==> flow/design.v <==
`timescale 1ns / 1ps
module adder_1bit(a, b, ci, s, co);
	input wire a,b,ci;
	output wire s,co;
	and (c1,a,b), (c2,b,ci), (c3,a,ci);
	xor (s1,a,b), (s,s1,ci);
	or (co,c1,c2,c3);
endmodule
`timescale 1ns / 1ps
module adder_32bits(A, B, Ctr, S, Co,Cy);
	parameter size=32;
   input [size:1] A;
   input [size:1] B;
   input Ctr;
   output [size:1] S;
   output Co;
	output Cy;
	wire[size-1:1]  Ctemp;
	wire[size:1]    Bo;
	assign Bo={32{Ctr}}^B;
adder_1bit 	A1(.a(A[1]),.b(Bo[1]),.ci(Ctr),.s(S[1]),.co(Ctemp[1])),
		A2(A[2],Bo[2],Ctemp[1],S[2],Ctemp[2]),
		A3(A[3],Bo[3],Ctemp[2],S[3],Ctemp[3]),
		A4(A[4],Bo[4],Ctemp[3],S[4],Ctemp[4]),
		A5(A[5],Bo[5],Ctemp[4],S[5],Ctemp[5]),
		A6(A[6],Bo[6],Ctemp[5],S[6],Ctemp[6]),
		A7(A[7],Bo[7],Ctemp[6],S[7],Ctemp[7]),
		A8(A[8],Bo[8],Ctemp[7],S[8],Ctemp[8]),
		A9(A[9],Bo[9],Ctemp[8],S[9],Ctemp[9]),
		A10(A[10],Bo[10],Ctemp[9],S[10],Ctemp[10]),
		A11(A[11],Bo[11],Ctemp[10],S[11],Ctemp[11]),
		A12(A[12],Bo[12],Ctemp[11],S[12],Ctemp[12]),
		A13(A[13],Bo[13],Ctemp[12],S[13],Ctemp[13]),
		A14(A[14],Bo[14],Ctemp[13],S[14],Ctemp[14]),
		A15(A[15],Bo[15],Ctemp[14],S[15],Ctemp[15]),
		A16(A[16],Bo[16],Ctemp[15],S[16],Ctemp[16]),
		A17(A[17],Bo[17],Ctemp[16],S[17],Ctemp[17]),
		A18(A[18],Bo[18],Ctemp[17],S[18],Ctemp[18]),
		A19(A[19],Bo[19],Ctemp[18],S[19],Ctemp[19]),
		A20(A[20],Bo[20],Ctemp[19],S[20],Ctemp[20]),
		A21(A[21],Bo[21],Ctemp[20],S[21],Ctemp[21]),
		A22(A[22],Bo[22],Ctemp[21],S[22],Ctemp[22]),
		A23(A[23],Bo[23],Ctemp[22],S[23],Ctemp[23]),
		A24(A[24],Bo[24],Ctemp[23],S[24],Ctemp[24]),
		A25(A[25],Bo[25],Ctemp[24],S[25],Ctemp[25]),
		A26(A[26],Bo[26],Ctemp[25],S[26],Ctemp[26]),
		A27(A[27],Bo[27],Ctemp[26],S[27],Ctemp[27]),
		A28(A[28],Bo[28],Ctemp[27],S[28],Ctemp[28]),
		A29(A[29],Bo[29],Ctemp[28],S[29],Ctemp[29]),
		A30(A[30],Bo[30],Ctemp[29],S[30],Ctemp[30]),
		A31(A[31],Bo[31],Ctemp[30],S[31],Ctemp[31]),
		A32(A[32],Bo[32],Ctemp[31],S[32],Co);
		assign Cy=(!(A[32]^Bo[32]))*(A[32]^S[32]);
endmodule
module mul_32_32_64(clk, rst, start, a, b, out, idle);
   input clk;
   input rst;
   input start;
   input [31:0] a, b;
   output reg [63:0] out;
   output idle;
   reg [63:0]        out_r;
   parameter START = 1'b0, CALC = 1'b1;
   reg [4:0]         count;
   reg               state;
   reg               last;
   wire [33:0]       tmp_sum;
   wire [33:0]       a_ext;
   wire [33:0]       addend;
   wire [2:0]        booth;
   assign idle = (state == START);
   assign a_ext = {{2{a[31]}}, a};
   assign booth = {out_r[1:0], last};
   assign addend = (booth[1] ^ booth[0]) ? a_ext : {a_ext[32:0], 1'b0} & {34{booth[2] ^ booth[0]}};
   assign tmp_sum = {{2{out_r[63]}}, out_r[63:32]} + (addend ^ {34{booth[2]}}) + {33'b0, booth[2]};
   always @(posedge clk) begin
      if (rst) begin
         state <= START;
         count <= 5'b00000;
      end else begin
      case (state)
        START: begin
           if (start) begin
              out_r <= {32'b0, b};
              last <= 1'b0;
              count <= 5'b00000;
              state <= CALC;
           end
        end
        CALC: begin
           if (~count[4]) begin
              count <= count + 1;
              out_r[63:30] <= tmp_sum[33:0];
              out_r[29:0] <= out_r[31:2];
              last <= out_r[1];
           end  
           else begin
              out <= out_r;
              state <= START;
              count <= 5'b00000;
           end
        end  
        default:;
      endcase  
      end
   end  
endmodule  
module div_64_32_32(clk, rst, start, a, b, quo, mod, idle);
   input clk;
   input rst;
   input start;
   input [63:0] a;
   input [31:0] b;
   output reg [31:0] quo, mod;
   output idle;
   reg [31:0]        quo_r;
   reg [33:0]        mod_r;
   parameter START = 2'b00, CALC = 2'b01, FIN = 2'b11;
   reg [1:0]         state;
   reg [4:0]         count;
   wire [33:0]       b_ext;
   wire [33:0]       tmp_sum;
   reg               op;
   assign idle = (state == START);
   assign b_ext = {2'b00, b};
   assign tmp_sum = mod_r + (b_ext ^ {34{op}}) + {33'b0, op};
   always @(posedge clk) begin
      if (rst) begin
         state <= START;
         count <= 5'b00000;
      end else begin
      case (state)
        START: begin
           if (start) begin
              mod_r <= {1'b0, a[63:31]};
              quo_r <= {a[30:0], 1'b0};
              op <= 1;     
              count <= 5'b00000;
              state <= CALC;
           end
        end
        CALC: begin
           if (count != 5'b11111) begin
              mod_r <= {tmp_sum[32:0], quo_r[31]};
              quo_r <= {quo_r[30:0], ~tmp_sum[33]};
              op <= ~tmp_sum[33];
              count <= count + 1;
           end
           else begin
              quo_r <= {quo_r[30:0], ~tmp_sum[33]};
              mod_r <= tmp_sum[33] ? tmp_sum + b_ext : tmp_sum;
              state <= FIN;
              count <= 5'b00000;
           end
        end
        FIN: begin
           quo <= quo_r;
           mod <= mod_r[31:0];
           state <= START;
           count <= 5'b00000;
        end
        default: state <= START;
      endcase  
      end
   end  
endmodule  
module int_calc(clk, rst, start, A, B, done, int_add, int_sub, int_mul, int_div, int_mod, addCo, addCy, subCo, subCy);
   input clk;
   input rst;
   input start;
   input [63:0] A;
   input [31:0] B;
   output done;
   output [31:0] int_add;
   output [31:0] int_sub;
   output [63:0] int_mul;
   output [31:0] int_div;
   output [31:0] int_mod;
	output addCo;
	output addCy;
	output subCo;
	output subCy;
   reg [31:0] a_r;
   reg [31:0] b_r;
   reg        busy;
   wire       mul_idle;
   wire       div_idle;
   assign done = busy & mul_idle & div_idle;
   always @(posedge clk) begin
      if (start) begin
         a_r <= A[31:0];
         b_r <= B;
      end
      if (rst) busy <= 1'b0;
      else if (start) busy <= 1'b1;
      else if (done) busy <= 1'b0;
   end
   adder_32bits adder(.A(a_r),
                      .B(b_r),
                      .Ctr(1'b0),
                      .S(int_add),
                      .Co(addCo),
                      .Cy(addCy));
   adder_32bits suber(.A(a_r),
                      .B(b_r),
                      .Ctr(1'b1),
                      .S(int_sub),
                      .Co(subCo),
                      .Cy(subCy));
   mul_32_32_64 muler(.clk(clk),
                      .rst(rst),
                      .start(start),
                      .a(a_r),
                      .b(B),
                      .out(int_mul),
                      .idle(mul_idle));
   div_64_32_32 diver(.clk(clk),
                      .rst(rst),
                      .start(start),
                      .a(A),
                      .b(b_r),
                      .quo(int_div),
                      .mod(int_mod),
                      .idle(div_idle));
endmodule  
From RTL to reports: int_calc
What the tools print for int_calc, step after step.
Lines are those of the file above, counted from 1.
Operators: Yosys type, input widths -> output width; for muxes data width and select width s.
{"block": "setup", "design": "int_calc", "clock": "clk", "lib": "sky130hd", "lib_corner": "tt_025C_1v80"}

After elaboration
Source: Yosys, flattened and elaborated, memories not mapped. Widths are those after wreduce. Registers that Yosys merges into a memory's read port (data or address) are not register bits. Print and check cells do not count. Equal cells are merged and count once.
{"block": "op_classes", "addsub": 7, "bitwise": 454, "mux": 32, "reduce_and_logical": 13, "n_mul": 2, "equal": 8}
{"block": "op_table", "cell": "$mux 34", "count": 6}
{"block": "op_table", "cell": "$and 1x1->1", "count": 190}
{"block": "op_table", "cell": "$pmux 34 s2", "count": 2}
{"block": "op_table", "cell": "$xor 1x1->1", "count": 130}
{"block": "op_table", "cell": "$or 1x1->1", "count": 126}
{"block": "op_table", "cell": "$add 34x1->34", "count": 2}
{"block": "op_table", "cell": "$add 34x34->34", "count": 2}
{"block": "op_table", "cell": "$pmux 32 s2", "count": 1}
{"block": "op_table", "cell": "$pmux 30 s2", "count": 1}
{"block": "op_table", "cell": "$mux 30", "count": 2}
{"block": "op_table", "cell": "$xor 32x34->34", "count": 1}
{"block": "op_table", "cell": "$add 34x32->34", "count": 1}
{"block": "op_table", "cell": "$and 34x34->34", "count": 1}
{"block": "op_table", "cell": "$xor 34x34->34", "count": 1}
{"block": "op_table", "cell": "$not 32->32", "count": 1}
{"block": "op_table", "cell": "$mux 32", "count": 1}
{"block": "op_table", "cell": "$pmux 5 s3", "count": 1}
{"block": "op_table", "cell": "$mux 5", "count": 3}
{"block": "op_table", "cell": "$add 5x1->5 const B", "count": 2}
{"block": "op_table", "cell": "$pmux 5 s2", "count": 1}
{"block": "op_table", "cell": "$reduce_and 3->1", "count": 3}
{"block": "op_table", "cell": "$ne 2x2->1 const B", "count": 4}
{"block": "op_table", "cell": "$mux 1", "count": 8}
{"block": "op_table", "cell": "$reduce_and 2->1", "count": 3}
{"block": "op_table", "cell": "$pmux 1 s2", "count": 3}
{"block": "op_table", "cell": "$ne 5x5->1 const B", "count": 1}
{"block": "op_table", "cell": "$not 1->1", "count": 4}
{"block": "op_table", "cell": "$reduce_bool 2->1", "count": 2}
Other operator kinds: 10; their cells: 13.
{"block": "bits", "in_bits": 99, "ff_bits": 338, "output_inout_bits": 197, "wordCells": 532}

Longest topological paths
Yosys ltp: most cells in a row. Word level: on the elaborated netlist, between registers, memories and ports. Mapped: between sequential cells and ports; inverters and the memories' decode and read muxes count.
{"block": "depth", "depth_word": 97, "ABC_AREA": 0, "mapped_depth": 36, "ltp_nobuf": 36}

After synthesis
The flow's flattened synthesis, as Yosys stat reports it; memories are mapped. The netlist is that of the ABC_AREA named above (0 if unset); the other value can give another one.
{"block": "synth_totals", "flip_flops": 339, "mapped_cells": 1827, "n_buf": 131, "area_um2": 20711.1, "seqArea_um2": 10029.6}
{"block": "by_type", "cell_type": "sky130_fd_sc_hd__edfxtp_1", "count": 324, "area_total_um2": 9.73E+03}
{"block": "by_type", "cell_type": "sky130_fd_sc_hd__fa_1", "count": 65, "area_total_um2": 1.3E+03}
{"block": "by_type", "cell_type": "sky130_fd_sc_hd__ha_1", "count": 102, "area_total_um2": 1.28E+03}
{"block": "by_type", "cell_type": "sky130_fd_sc_hd__mux2_2", "count": 64, "area_total_um2": 720.691}
{"block": "by_type", "cell_type": "sky130_fd_sc_hd__a21oi_1", "count": 135, "area_total_um2": 675.648}
{"block": "by_type", "cell_type": "sky130_fd_sc_hd__nor2_1", "count": 168, "area_total_um2": 630.605}
{"block": "by_type", "cell_type": "sky130_fd_sc_hd__xor2_1", "count": 63, "area_total_um2": 551.779}
{"block": "by_type", "cell_type": "sky130_fd_sc_hd__buf_4", "count": 65, "area_total_um2": 487.968}
{"block": "by_type", "cell_type": "sky130_fd_sc_hd__inv_1", "count": 115, "area_total_um2": 431.664}
{"block": "by_type", "cell_type": "sky130_fd_sc_hd__xnor2_1", "count": 44, "area_total_um2": 385.37}
{"block": "by_type", "cell_type": "sky130_fd_sc_hd__nand2_1", "count": 94, "area_total_um2": 352.838}
{"block": "by_type", "cell_type": "sky130_fd_sc_hd__o21ai_0", "count": 65, "area_total_um2": 325.312}
{"block": "by_type", "cell_type": "sky130_fd_sc_hd__a21o_1", "count": 43, "area_total_um2": 322.81}
{"block": "by_type", "cell_type": "sky130_fd_sc_hd__a221oi_1", "count": 35, "area_total_um2": 306.544}
{"block": "by_type", "cell_type": "sky130_fd_sc_hd__dfxtp_1", "count": 15, "area_total_um2": 300.288}
{"block": "by_type", "cell_type": "sky130_fd_sc_hd__o22ai_1", "count": 35, "area_total_um2": 218.96}
{"block": "by_type", "cell_type": "sky130_fd_sc_hd__mux2i_1", "count": 18, "area_total_um2": 180.173}
{"block": "by_type", "cell_type": "sky130_fd_sc_hd__clkbuf_1", "count": 43, "area_total_um2": 161.405}
Other cell types: 70; their cells: 334.
The figures by module come from a second, unflattened synthesis with its own total; it is not the netlist above.
{"block": "unflattened", "cells_unflattened": 1862, "area_unflattened_um2": 21365.5}
Rows give one instance, submodules left out.
{"block": "modules", "module": "div_64_32_32", "seq_area_um2": 4093.9, "instances": 1, "n_cells": 857, "area_um2": 9150.0}
{"block": "modules", "module": "mul_32_32_64", "seq_area_um2": 3993.8, "instances": 1, "n_cells": 793, "area_um2": 8204.1}
{"block": "modules", "module": "int_calc", "seq_area_um2": 1941.9, "instances": 1, "n_cells": 70, "area_um2": 1974.4}
{"block": "modules", "module": "adder_1bit", "seq_area_um2": 0.0, "instances": 64, "n_cells": 1, "area_um2": 20.0}
{"block": "modules", "module": "adder_32bits", "seq_area_um2": 0.0, "instances": 2, "n_cells": 39, "area_um2": 377.9}

Path before layout
OpenSTA on the mapped netlist: ideal clock, no wires. The path of least setup slack (recovery checks aside). Input and output delay are each 20% of the period. Register names are those of the netlist, which keeps one name where synthesis merged equal registers.
{"block": "synth_timing", "path_type": "register -> output", "start": "register a_r[0]", "end": "output addCy", "delay_ps": 15043, "path_slack_ps": 1757, "path_stages": 36, "required_ps": 16800, "t_first_pin_ps": 0, "period_ps": 21000, "arrival_time_ps": 15043, "n_path_buf": 0, "output_delay_ps": 4200, "synth_period_reached_ps": 19243}
"delay_ps" is the arrival time less input delay plus setup time.
At an output port there is no setup time.
"path_stages" counts driving pins, that of a launching flip-flop among them; a cell with two outputs on the path counts twice.
"synth_period_reached_ps" is the clock period less the worst setup slack; recovery checks do not enter. This is arithmetic on one report: input and output delays are still those of the set period (20% each).
Between the ends stands the longest chain of elaborated cells between them, by number of cells; it is not shown to be the way that was timed. Of several equally long chains one is given.
Each line given opens the expression or statement behind the cell; cells for indexed reads and writes are added by Yosys, which also makes memories of some case tables.
{"block": "synth_between", "cell_sequence": "sky130_fd_sc_hd__edfxtp_1 > sky130_fd_sc_hd__ha_1 > sky130_fd_sc_hd__fa_1 > sky130_fd_sc_hd__fa_1 > sky130_fd_sc_hd__fa_1 > sky130_fd_sc_hd__fa_1 > sky130_fd_sc_hd__fa_1 > sky130_fd_sc_hd__fa_1 > sky130_fd_sc_hd__fa_1 > sky130_fd_sc_hd__fa_1 > sky130_fd_sc_hd__fa_1 > sky130_fd_sc_hd__fa_1 > sky130_fd_sc_hd__fa_1 > sky130_fd_sc_hd__fa_1 > sky130_fd_sc_hd__fa_1 > sky130_fd_sc_hd__fa_1 > sky130_fd_sc_hd__fa_1 > sky130_fd_sc_hd__fa_1 > sky130_fd_sc_hd__fa_1 > sky130_fd_sc_hd__fa_1 > sky130_fd_sc_hd__fa_1 > sky130_fd_sc_hd__fa_1 > sky130_fd_sc_hd__fa_1 > sky130_fd_sc_hd__fa_1 > sky130_fd_sc_hd__fa_1 > sky130_fd_sc_hd__fa_1 > sky130_fd_sc_hd__fa_1 > sky130_fd_sc_hd__fa_1 > sky130_fd_sc_hd__fa_1 > sky130_fd_sc_hd__fa_1 > sky130_fd_sc_hd__fa_1 > sky130_fd_sc_hd__fa_1 > sky130_fd_sc_hd__inv_1 > sky130_fd_sc_hd__fa_1 > sky130_fd_sc_hd__xnor2_1 > sky130_fd_sc_hd__and2_1", "elab_chain_cells": 94, "cells_between": 124, "cone_lines": 4, "classes_between": "1 x mul; 123 x logic"}
{"block": "synth_lines", "element": "start: declaration", "line": 183, "source": "reg [31:0] a_r;"}
{"block": "synth_lines", "element": "start: assignment", "line": 191, "source": "a_r <= A[31:0];"}
{"block": "synth_lines", "element": "$and 1x1->1 (2 in a row)", "line": 5, "source": "and (c1,a,b), (c2,b,ci), (c3,a,ci);"}
{"block": "synth_lines", "element": "$or 1x1->1 (2 in a row)", "line": 7, "source": "or (co,c1,c2,c3);"}
{"block": "synth_lines", "element": "$and 1x1->1", "line": 5}
{"block": "synth_lines", "element": "$or 1x1->1 (2 in a row)", "line": 7}
{"block": "synth_lines", "element": "$and 1x1->1", "line": 5}
{"block": "synth_lines", "element": "$or 1x1->1 (2 in a row)", "line": 7}
{"block": "synth_lines", "element": "$and 1x1->1", "line": 5}
{"block": "synth_lines", "element": "[... 74 more ...]"}
{"block": "synth_lines", "element": "$and 1x1->1", "line": 5}
{"block": "synth_lines", "element": "$or 1x1->1 (2 in a row)", "line": 7}
{"block": "synth_lines", "element": "$and 1x1->1", "line": 5}
{"block": "synth_lines", "element": "$or 1x1->1 (2 in a row)", "line": 7}
{"block": "synth_lines", "element": "$xor 1x1->1", "line": 6, "source": "xor (s1,a,b), (s,s1,ci);"}
{"block": "synth_lines", "element": "$xor 1x1->1", "line": 53, "source": "assign Cy=(!(A[32]^Bo[32]))*(A[32]^S[32]);"}
{"block": "synth_lines", "element": "$mul 1x1->1", "line": 53}
{"block": "synth_lines", "element": "end: declaration", "line": 180, "source": "output addCy;"}

Path in the finished layout
Path of least setup slack in the final report of job 2 (OpenROAD, finished layout, wires in). Where an end is a register, its clock arrival counts in the times.
The report prints the path's times to 10 ps; the period is as set.
{"block": "layout_timing", "path_type": "register -> output", "start": "register a_r[0]", "end": "output subCy", "period_ps": 21000, "arrival_time_ps": 15040, "t_first_pin_ps": 570, "path_slack_ps": 1760, "n_path_buf": 2, "output_delay_ps": 4200, "path_stages": 39, "required_ps": 16800}
Between the ends stands the longest chain of elaborated cells between them, by number of cells; it is not shown to be the way that was timed. Of several equally long chains one is given.
{"block": "layout_between", "cell_sequence": "sky130_fd_sc_hd__edfxtp_1 > sky130_fd_sc_hd__buf_4 > sky130_fd_sc_hd__inv_1 > sky130_fd_sc_hd__ha_1 > sky130_fd_sc_hd__fa_1 > sky130_fd_sc_hd__fa_2 > sky130_fd_sc_hd__fa_2 > sky130_fd_sc_hd__fa_1 > sky130_fd_sc_hd__fa_2 > sky130_fd_sc_hd__fa_2 > sky130_fd_sc_hd__fa_2 > sky130_fd_sc_hd__fa_1 > sky130_fd_sc_hd__fa_2 > sky130_fd_sc_hd__fa_2 > sky130_fd_sc_hd__fa_2 > sky130_fd_sc_hd__fa_2 > sky130_fd_sc_hd__fa_2 > sky130_fd_sc_hd__fa_2 > [... 3 more ...] > sky130_fd_sc_hd__fa_2 > sky130_fd_sc_hd__fa_2 > sky130_fd_sc_hd__fa_2 > sky130_fd_sc_hd__fa_2 > sky130_fd_sc_hd__fa_2 > sky130_fd_sc_hd__fa_2 > sky130_fd_sc_hd__fa_2 > sky130_fd_sc_hd__fa_2 > sky130_fd_sc_hd__fa_2 > sky130_fd_sc_hd__fa_1 > sky130_fd_sc_hd__fa_2 > sky130_fd_sc_hd__fa_2 > sky130_fd_sc_hd__fa_1 > sky130_fd_sc_hd__inv_1 > sky130_fd_sc_hd__fa_1 > sky130_fd_sc_hd__xnor2_1 > sky130_fd_sc_hd__nor2_1 > sky130_fd_sc_hd__buf_2", "elab_chain_cells": 96, "cells_between": 126, "cone_lines": 4, "classes_between": "1 x mul; 125 x logic"}
{"block": "layout_lines", "element": "start: declaration", "line": 183, "source": "reg [31:0] a_r;"}
{"block": "layout_lines", "element": "start: assignment", "line": 191, "source": "a_r <= A[31:0];"}
{"block": "layout_lines", "element": "$and 1x1->1", "line": 5, "source": "and (c1,a,b), (c2,b,ci), (c3,a,ci);"}
{"block": "layout_lines", "element": "$or 1x1->1 (2 in a row)", "line": 7, "source": "or (co,c1,c2,c3);"}
{"block": "layout_lines", "element": "$and 1x1->1", "line": 5}
{"block": "layout_lines", "element": "$or 1x1->1 (2 in a row)", "line": 7}
{"block": "layout_lines", "element": "$and 1x1->1", "line": 5}
{"block": "layout_lines", "element": "$or 1x1->1 (2 in a row)", "line": 7}
{"block": "layout_lines", "element": "$and 1x1->1", "line": 5}
{"block": "layout_lines", "element": "[... 77 more ...]"}
{"block": "layout_lines", "element": "$and 1x1->1", "line": 5}
{"block": "layout_lines", "element": "$or 1x1->1 (2 in a row)", "line": 7}
{"block": "layout_lines", "element": "$and 1x1->1", "line": 5}
{"block": "layout_lines", "element": "$or 1x1->1 (2 in a row)", "line": 7}
{"block": "layout_lines", "element": "$xor 1x1->1", "line": 6, "source": "xor (s1,a,b), (s,s1,ci);"}
{"block": "layout_lines", "element": "$xor 1x1->1", "line": 53, "source": "assign Cy=(!(A[32]^Bo[32]))*(A[32]^S[32]);"}
{"block": "layout_lines", "element": "$mul 1x1->1", "line": 53}
{"block": "layout_lines", "element": "end: declaration", "line": 182, "source": "output subCy;"}

# Flow runs of int_calc

2 stored runs of int_calc in the flow (synthesis by Yosys, layout by OpenROAD, sky130hd cells), in arbitrary order. Constraints: input delay and output delay 20% of the set period each, output load 0.01 pF.
By "clock_period_reached_ps" is meant the clock period of the run minus its worst setup slack. This is arithmetic on one report: input and output delays are still those of the set period (20% each).

{"run": "job 1", "settings": { "CAP_MARGIN": 30, "CELL_PAD_IN_SITES_DETAIL_PLACEMENT": 2, "CORE_MARGIN": 3, "CORE_UTILIZATION": 54, "CTS_CLUSTER_DIAMETER": 257, "CTS_CLUSTER_SIZE": 47, "GPL_ROUTABILITY_DRIVEN": 0, "GPL_TIMING_DRIVEN": 0, "HOLD_SLACK_MARGIN": 0.03, "MAX_ROUTING_LAYER": "met4", "MIN_ROUTING_LAYER": "met1", "PLACE_DENSITY_LB_ADDON": 0.11, "SETUP_SLACK_MARGIN": 1.5, "TNS_END_PERCENT": 20, "period_ns": 18.8, "SLEW_MARGIN": 20 }, "outcome": "no results, placement failed with DPL-0033"}
{"run": "job 2", "settings": { "CELL_PAD_IN_SITES_DETAIL_PLACEMENT": 1, "CORE_MARGIN": 3, "CORE_UTILIZATION": 40, "MIN_ROUTING_LAYER": "met2", "PLACE_DENSITY_LB_ADDON": 0.28, "SETUP_SLACK_MARGIN": 1.5, "TNS_END_PERCENT": 20, "period_ns": 21.0, "CAP_MARGIN": 20, "SLEW_MARGIN": 20 }, "results": { "final_stdcell_area_um2": 25326.8, "post_synth_area_um2": 20711.1, "design.die.area_um2": 54543.3, "worstSetupSlack_ps": 1755, "timing.hold.ws_ps": 442, "clock_period_reached_ps": 19245 }}
